==> flow/design.v <==
module interpolation (
    input           clk,
    input           RST,
    input           START,
    input   [5:0]   H0,
    input   [5:0]   V0,
    input   [3:0]   SW,
    input   [3:0]   SH,
    output          REN,
    input   [7:0]   R_DATA,
    output  [11:0]  ADDR,
    output  [7:0]   O_DATA,
    output          O_VALID
);
reg [5:0] reg_H0, reg_H0_next;
reg [5:0] reg_V0, reg_V0_next;
reg [3:0] reg_SW, reg_SW_next;
reg [3:0] reg_SH, reg_SH_next;
reg [11:0] reg_ADDR, reg_ADDR_next;
reg        output_valid, output_valid_next;  
reg        done, done_next;  
assign ADDR = reg_ADDR;
assign REN = 1'b0;
assign O_VALID = output_valid;
reg [9:0] width_sum, width_sum_next;
reg [9:0] height_sum, height_sum_next;
wire [5:0] X_lower, X_upper, Y_lower, Y_upper;
reg [5:0] last_y_row, last_y_row_next;  
reg x_divide, y_divide, x_divide_next, y_divide_next;
assign X_lower = width_sum[9:4];
assign X_upper = x_divide_next ? width_sum[9:4] : width_sum[9:4] + 1;
assign Y_lower = height_sum[9:4];
assign Y_upper = y_divide_next ? height_sum[9:4] : height_sum[9:4] + 1;
wire [5:0] next_X_lower, next_X_upper, next_Y_lower, next_Y_upper;
assign next_X_lower = width_sum_next[9:4];
assign next_X_upper = (width_sum_next[3:0] == 0) ? width_sum_next[9:4] : width_sum_next[9:4] + 1;
assign next_Y_lower = height_sum_next[9:4];
assign next_Y_upper = (height_sum_next[3:0] == 0) ? height_sum_next[9:4] : height_sum_next[9:4] + 1;
reg [3:0] x_ratio, x_ratio_next;  
reg [3:0] y_ratio, y_ratio_next;  
wire [7:0] left_margin, right_margin;
reg [7:0] data_y_lower [0:1];
reg [7:0] data_y_lower_next [0:1];
reg [7:0] data_y_upper [0:1];
reg [7:0] data_y_upper_next [0:1];
reg [4:0] count_cycle, count_cycle_next;
reg [1:0] pre_pre_state, pre_state, state, state_next;
wire pre_pre_state_is_11, pre_pre_state_is_10, pre_pre_state_is_01, pre_pre_state_is_00;
assign pre_pre_state_is_11 = pre_pre_state[1] & pre_pre_state[1];
assign pre_pre_state_is_00 = ~pre_pre_state[1] & ~pre_pre_state[0];
wire [5:0] x_ADDR, y_ADDR;
assign x_ADDR = state[1] ? X_upper : X_lower;
assign y_ADDR = state[0] ? Y_upper : Y_lower;
    Cal_Interpolation cal_inter_left (
        .DATA_1(data_y_lower[0]),
        .DATA_2(data_y_upper[0]),
        .ratio(y_ratio),
        .Out_DATA(left_margin)
    );
    Cal_Interpolation cal_inter_right (
        .DATA_1(data_y_lower[1]),
        .DATA_2(data_y_upper[1]),
        .ratio(y_ratio),
        .Out_DATA(right_margin)
    );
    Cal_Interpolation cal_inter (
        .DATA_1(left_margin),
        .DATA_2(right_margin),
        .ratio(x_ratio),
        .Out_DATA(O_DATA)
    );
always @(*)begin
    count_cycle_next = count_cycle;
    case(state)
        2'b00: begin
            if(y_divide_next | x_divide_next) begin
                state_next = 2'b11;
            end
            else begin
                state_next = 2'b01;
            end
        end
        2'b01: begin
            state_next = 2'b10;
        end
        2'b10: begin
            state_next = 2'b11;
        end
        2'b11: begin
            count_cycle_next = (count_cycle == 5'd16) ? 0 : count_cycle + 1;
            if(X_lower == next_X_lower && Y_upper == next_Y_upper) begin
                state_next = (X_upper == next_X_upper) ? 2'b11 : 2'b01;
            end
            else if(X_upper == next_X_lower) begin
                state_next = 2'b10;
            end
            else begin
                state_next = 2'b00;
            end
        end
    endcase
end
always @(*)begin
    reg_ADDR_next[5:0] = x_ADDR + reg_H0;
    reg_ADDR_next[11:6] = y_ADDR + reg_V0;
    output_valid_next = pre_state[1] & pre_state[0];
end
always @(*)begin
    case(pre_state)
        2'b00: begin
            data_y_lower_next[0] = R_DATA;
            data_y_lower_next[1] = x_divide ? R_DATA : data_y_lower[1];
            data_y_upper_next[0] = y_divide ? R_DATA : data_y_upper[0];
            data_y_upper_next[1] = data_y_upper[1];
        end
        2'b01: begin
            data_y_upper_next[0] = R_DATA;
            data_y_lower_next[0] = data_y_lower[0];
            data_y_lower_next[1] = data_y_lower[1];
            data_y_upper_next[1] = data_y_upper[1];
        end
        2'b10: begin
            data_y_lower_next[1] = R_DATA;
            data_y_lower_next[0] = pre_pre_state_is_11 ? data_y_lower[1] : data_y_lower[0];  
            data_y_upper_next[0] = pre_pre_state_is_11 ? data_y_upper[1] : data_y_upper[0];
            data_y_upper_next[1] = data_y_upper[1];
        end
        2'b11: begin
            data_y_upper_next[1] = R_DATA;
            data_y_lower_next[1] = y_divide ? R_DATA : data_y_lower[1];
            data_y_upper_next[0] = x_divide ? R_DATA : data_y_upper[0];
            data_y_lower_next[0] = y_divide ? data_y_upper[0] :
                                    x_divide ? data_y_lower[1] : data_y_lower[0];
        end
    endcase
end
always @(*)begin
    if(START) begin
        reg_H0_next = H0;
        reg_V0_next = V0;
        reg_SW_next = SW - 1;
        reg_SH_next = SH - 1;
    end
    else begin
        reg_H0_next = reg_H0;
        reg_V0_next = reg_V0;
        reg_SW_next = reg_SW;
        reg_SH_next = reg_SH;
    end
end
always @(*)begin
    if(state == 2'b11) begin
        if(count_cycle == 5'd16) begin
            width_sum_next = 0;
            height_sum_next = height_sum + reg_SH;
        end
        else begin
            width_sum_next = width_sum + reg_SW;
            height_sum_next = height_sum;
        end
    end
    else begin
        width_sum_next = width_sum;
        height_sum_next = height_sum;
    end
    x_divide_next = (width_sum[3:0] == 0);
    y_divide_next = (height_sum[3:0] == 0);
    x_ratio_next = width_sum[3:0];
    y_ratio_next = height_sum[3:0];
    if(height_sum[9:4] == reg_V0_next) begin
        done_next = 0;
    end
    else begin
        done_next = 1;
    end
end
always @(negedge clk) begin
    reg_ADDR <= reg_ADDR_next;
    data_y_lower[0] <= data_y_lower_next[0];
    data_y_lower[1] <= data_y_lower_next[1];
    data_y_upper[0] <= data_y_upper_next[0];
    data_y_upper[1] <= data_y_upper_next[1];
    output_valid <= output_valid_next;
end
always @(posedge clk) begin
    if(RST | START) begin
        width_sum <= 0;
        height_sum <= 0;
        state <= 2'b00;
        pre_state <= 2'b00;
        pre_pre_state <= 2'b00;
        x_divide <= 0;
        y_divide <= 0;
        x_ratio <= 0;
        y_ratio <= 0;
        done <= 1;
        count_cycle <= 0;
    end
    else begin
        width_sum <= width_sum_next;
        height_sum <= height_sum_next;
        state <= state_next;
        pre_state <= state;
        pre_pre_state <= pre_state;
        x_divide <= x_divide_next;
        y_divide <= y_divide_next;
        x_ratio <= x_ratio_next;
        y_ratio <= y_ratio_next;
        done <= done_next;
        count_cycle <= count_cycle_next;
    end
    reg_H0 <= reg_H0_next;
    reg_V0 <= reg_V0_next;
    reg_SW <= reg_SW_next;
    reg_SH <= reg_SH_next;
end
endmodule
module Cal_Interpolation (
    input   [7:0]   DATA_1,
    input   [7:0]   DATA_2,
    input   [3:0]   ratio,
    output  [7:0]   Out_DATA
);
    reg [3:0] flip_ratio;
    wire [7:0] d1_3, d1_2, d1_1, d1_0, d2_3, d2_2, d2_1, d2_0;
    wire [11:0] output_inter;
    assign d1_3 = {8{flip_ratio[3]}} & DATA_1;
    assign d1_2 = {8{flip_ratio[2]}} & DATA_1;
    assign d1_1 = {8{flip_ratio[1]}} & DATA_1;
    assign d1_0 = {8{flip_ratio[0]}} & DATA_1;
    assign d2_3 = {8{ratio[3]}} & DATA_2;
    assign d2_2 = {8{ratio[2]}} & DATA_2;
    assign d2_1 = {8{ratio[1]}} & DATA_2;
    assign d2_0 = {8{ratio[0]}} & DATA_2;
    assign output_inter = {d1_3, 3'b000} + {d1_2, 2'b00} + {d1_1, 1'b0} + d1_0 
                        + {d2_3, 3'b000} + {d2_2, 2'b00} + {d2_1, 1'b0} + d2_0 ;
    assign Out_DATA = (ratio == 4'b0000) ? DATA_1 : output_inter[11:4];
    always @(*)begin
        flip_ratio = ~ratio[3:0] + 1;
    end
endmodule
# Step by step through the tools: interpolation
# What the tools print for interpolation, step after step.
# Lines are those of the file above, counted from 1.
inputs:
  top: "interpolation"
  clock: "clk"
  cell_library: "sky130hd"
  lib_corner: "tt_025C_1v80"

# After elaboration
# Counts by Yosys on the flattened word-level netlist (proc, flatten, opt, wreduce). Print and check cells are left out. Cells with the same type and inputs are merged into one.
bits:
  reg_bits: 106
  latch_bits: 0
  ramBits: 0
  romBits: 0
  clocked_rd_ports_x_width: 0
  n_memories: 0
  elab_cells: 145
op_classes:
  add_sub_neg: 34
  n_mul: 0
  n_div: 0
  cmp: 0
  eq_ne: 17
  shifts: 0
  n_mux: 30
  logic: 30
  n_reduce_logical: 14
op_table:
  columns: ["op", "n"]
  rows:
  - ["AND 8 bit", 24]
  - ["2-to-1 mux 8 bit", 10]
  - ["adder 12 x 8 -> 12 bit", 6]
  - ["adder 12 x 9 -> 12 bit", 6]
  - ["parallel mux 8 bit (select 3 bit)", 2]
  - ["2-to-1 mux 10 bit", 4]
  - ["adder 11 x 10 -> 12 bit", 3]
  - ["adder 12 x 10 -> 12 bit", 3]
  - ["adder 12 x 11 -> 12 bit", 3]
  - ["2-to-1 mux 6 bit", 6]
  - ["parallel mux 8 bit (select 4 bit)", 1]
  - ["logical NOT 4 bit", 6]
  - ["adder 6 x 1 -> 6 bit (second input constant)", 4]
  - ["== test 6 bit", 4]
  - ["adder 10 x 4 -> 10 bit", 2]
  - ["adder 6 bit", 2]
  - ["inequality test 2 bit (second input constant)", 5]
  - ["2-to-1 mux 5 bit", 2]
  - ["AND reduction 3 bit", 3]
  - ["== test 2 bit (second input constant)", 4]
  - ["adder 4 x 1 -> 4 bit (second input constant)", 2]
  - ["subtractor 4 x 1 -> 4 bit (second input constant)", 2]
  - ["inverter 4 bit", 2]
  - ["parallel mux 2 bit (select 4 bit)", 1]
  - ["2-to-1 mux 2 bit", 4]
  - ["OR reduction 3 bit", 2]
  - ["adder 5 x 1 -> 5 bit (second input constant)", 1]
  - ["== test 5 bit (second input constant)", 1]
# Not listed: further kinds 7, cells in them 10.

# Longest topological paths
# Depth = most cells in a row (Yosys ltp): at word level without a register or memory, in the mapped netlist without a sequential cell, where the memories' decode and read muxes count.
logic_depth:
  word_depth: 20
  ABC_AREA: 1
  ltp_mapped: 49

# Synthesis result
# Yosys stat after the flow's synthesis: flattened, memories mapped to cells. It holds for the ABC_AREA given above (unset counts as 0); a run with the other value may have another netlist.
by_type:
  columns: ["cell", "n", "area_total_um2"]
  rows:
  - ["sky130_fd_sc_hd__fa_1", 133, 2.66E+03]
  - ["sky130_fd_sc_hd__edfxtp_1", 52, 1.56E+03]
  - ["sky130_fd_sc_hd__inv_1", 306, 1.15E+03]
  - ["sky130_fd_sc_hd__nand2_1", 286, 1073.53]
  - ["sky130_fd_sc_hd__dfxtp_1", 53, 1.06E+03]
  - ["sky130_fd_sc_hd__ha_1", 61, 763.232]
  - ["sky130_fd_sc_hd__nor2_1", 143, 536.765]
  - ["sky130_fd_sc_hd__nand3_1", 71, 355.341]
  - ["sky130_fd_sc_hd__xor2_1", 40, 350.336]
  - ["sky130_fd_sc_hd__o21ai_0", 54, 270.259]
  - ["sky130_fd_sc_hd__a21oi_1", 29, 145.139]
  - ["sky130_fd_sc_hd__xnor2_1", 13, 113.859]
  - ["sky130_fd_sc_hd__clkbuf_1", 25, 93.84]
  - ["sky130_fd_sc_hd__mux2_2", 7, 78.826]
  - ["sky130_fd_sc_hd__or2_2", 10, 62.56]
  - ["sky130_fd_sc_hd__nand4_1", 8, 50.048]
  - ["sky130_fd_sc_hd__nor3_1", 10, 50.048]
  - ["sky130_fd_sc_hd__a211oi_1", 5, 37.536]
# Other cell types: 28; their cells: 61.
mapped:
  cells: 1367
  synth_area_um2: 10849.2
  ffs: 105
  buffers: 30

# Stored flow runs of interpolation (6 of them; Yosys, OpenROAD, sky130hd). They differ in their settings and are not a sequence. Constraints: input delay and output delay 20% of the set period each, output load 0.01 pF.
# "total_power_mw" is the tool's figure for a default switching activity; nothing was simulated.
runs:
  - name: "record 1"
    settings:
      ABC_AREA: 1
      CORE_UTILIZATION: 40
      CTS_CLUSTER_DIAMETER: 385
      CTS_CLUSTER_SIZE: 26
      MAX_ROUTING_LAYER: "met4"
      PLACE_DENSITY: 0.93
      SETUP_SLACK_MARGIN: -0.32
      SLEW_MARGIN: 15
      period_ns: 17.4
      CAP_MARGIN: 20
      CORE_MARGIN: 2
    results:
      final_util_pct: 49.8
      ws_hold_ns: 0.502
      post_synth_area_um2: 10849.2
      total_power_mw: 0.6449
      total_die_area_um2: 28456.3
      tns_setup_ns: -22.702
      fin_ws_ns: -3.330
  - name: "record 2"
    settings:
      CORE_UTILIZATION: 40
      period_ns: 42.4
      CAP_MARGIN: 20
      CORE_MARGIN: 2
      SLEW_MARGIN: 20
    results:
      final_util_pct: 45.4
      ws_hold_ns: 0.501
      post_synth_area_um2: 10591.4
      total_power_mw: 0.2435
      total_die_area_um2: 27795.6
      tns_setup_ns: 0.000
      fin_ws_ns: 3.279
  - name: "record 3"
    settings:
      CORE_UTILIZATION: 40
      SETUP_SLACK_MARGIN: -2.0
      period_ns: 31.5
      CAP_MARGIN: 20
      CORE_MARGIN: 2
      SLEW_MARGIN: 20
    results:
      final_util_pct: 45.5
      ws_hold_ns: 0.503
      post_synth_area_um2: 10591.4
      total_power_mw: 0.3308
      total_die_area_um2: 27795.6
      tns_setup_ns: 0.000
      fin_ws_ns: 0.043
  - name: "record 4"
    settings:
      ABC_AREA: 0
      CAP_MARGIN: 10
      CELL_PAD_IN_SITES_DETAIL_PLACEMENT: 2
      CORE_ASPECT_RATIO: 1.73
      CORE_MARGIN: 4
      CTS_CLUSTER_DIAMETER: 183
      GPL_TIMING_DRIVEN: 0
      HOLD_SLACK_MARGIN: 0.03
      PLACE_DENSITY: 0.95
      SLEW_MARGIN: 5
      TNS_END_PERCENT: 5
      period_ns: 32.8
      CORE_UTILIZATION: 40
    results:
      final_util_pct: 46.8
      ws_hold_ns: 0.536
      post_synth_area_um2: 10591.4
      total_power_mw: 0.3713
      total_die_area_um2: 29244.0
      tns_setup_ns: -0.275
      fin_ws_ns: -0.219
  - name: "record 5"
    settings:
      ABC_AREA: 1
      CORE_ASPECT_RATIO: 1.01
      CORE_UTILIZATION: 20
      MAX_ROUTING_LAYER: "met4"
      MIN_ROUTING_LAYER: "met1"
      PLACE_DENSITY_LB_ADDON: 0.21
      SLEW_MARGIN: 35
      period_ns: 28.7
      CAP_MARGIN: 20
      CORE_MARGIN: 2
    results:
      final_util_pct: 25.1
      ws_hold_ns: 0.502
      post_synth_area_um2: 10849.2
      total_power_mw: 0.3895
      total_die_area_um2: 56125.0
      tns_setup_ns: 0.000
      fin_ws_ns: 0.302
  - name: "record 6"
    settings:
      CAP_MARGIN: 15
      CORE_ASPECT_RATIO: 1.38
      CORE_MARGIN: 8
      CORE_UTILIZATION: 40
      GPL_ROUTABILITY_DRIVEN: 1
      MAX_ROUTING_LAYER: "met5"
      PLACE_DENSITY_LB_ADDON: 0.06
      SETUP_SLACK_MARGIN: 3.64
      period_ns: 19.0
      SLEW_MARGIN: 20
    results:
      final_util_pct: 49.4
      ws_hold_ns: 0.504
      post_synth_area_um2: 10591.4
      total_power_mw: 0.5786
      total_die_area_um2: 32009.6
      tns_setup_ns: -17.098
      fin_ws_ns: -2.491
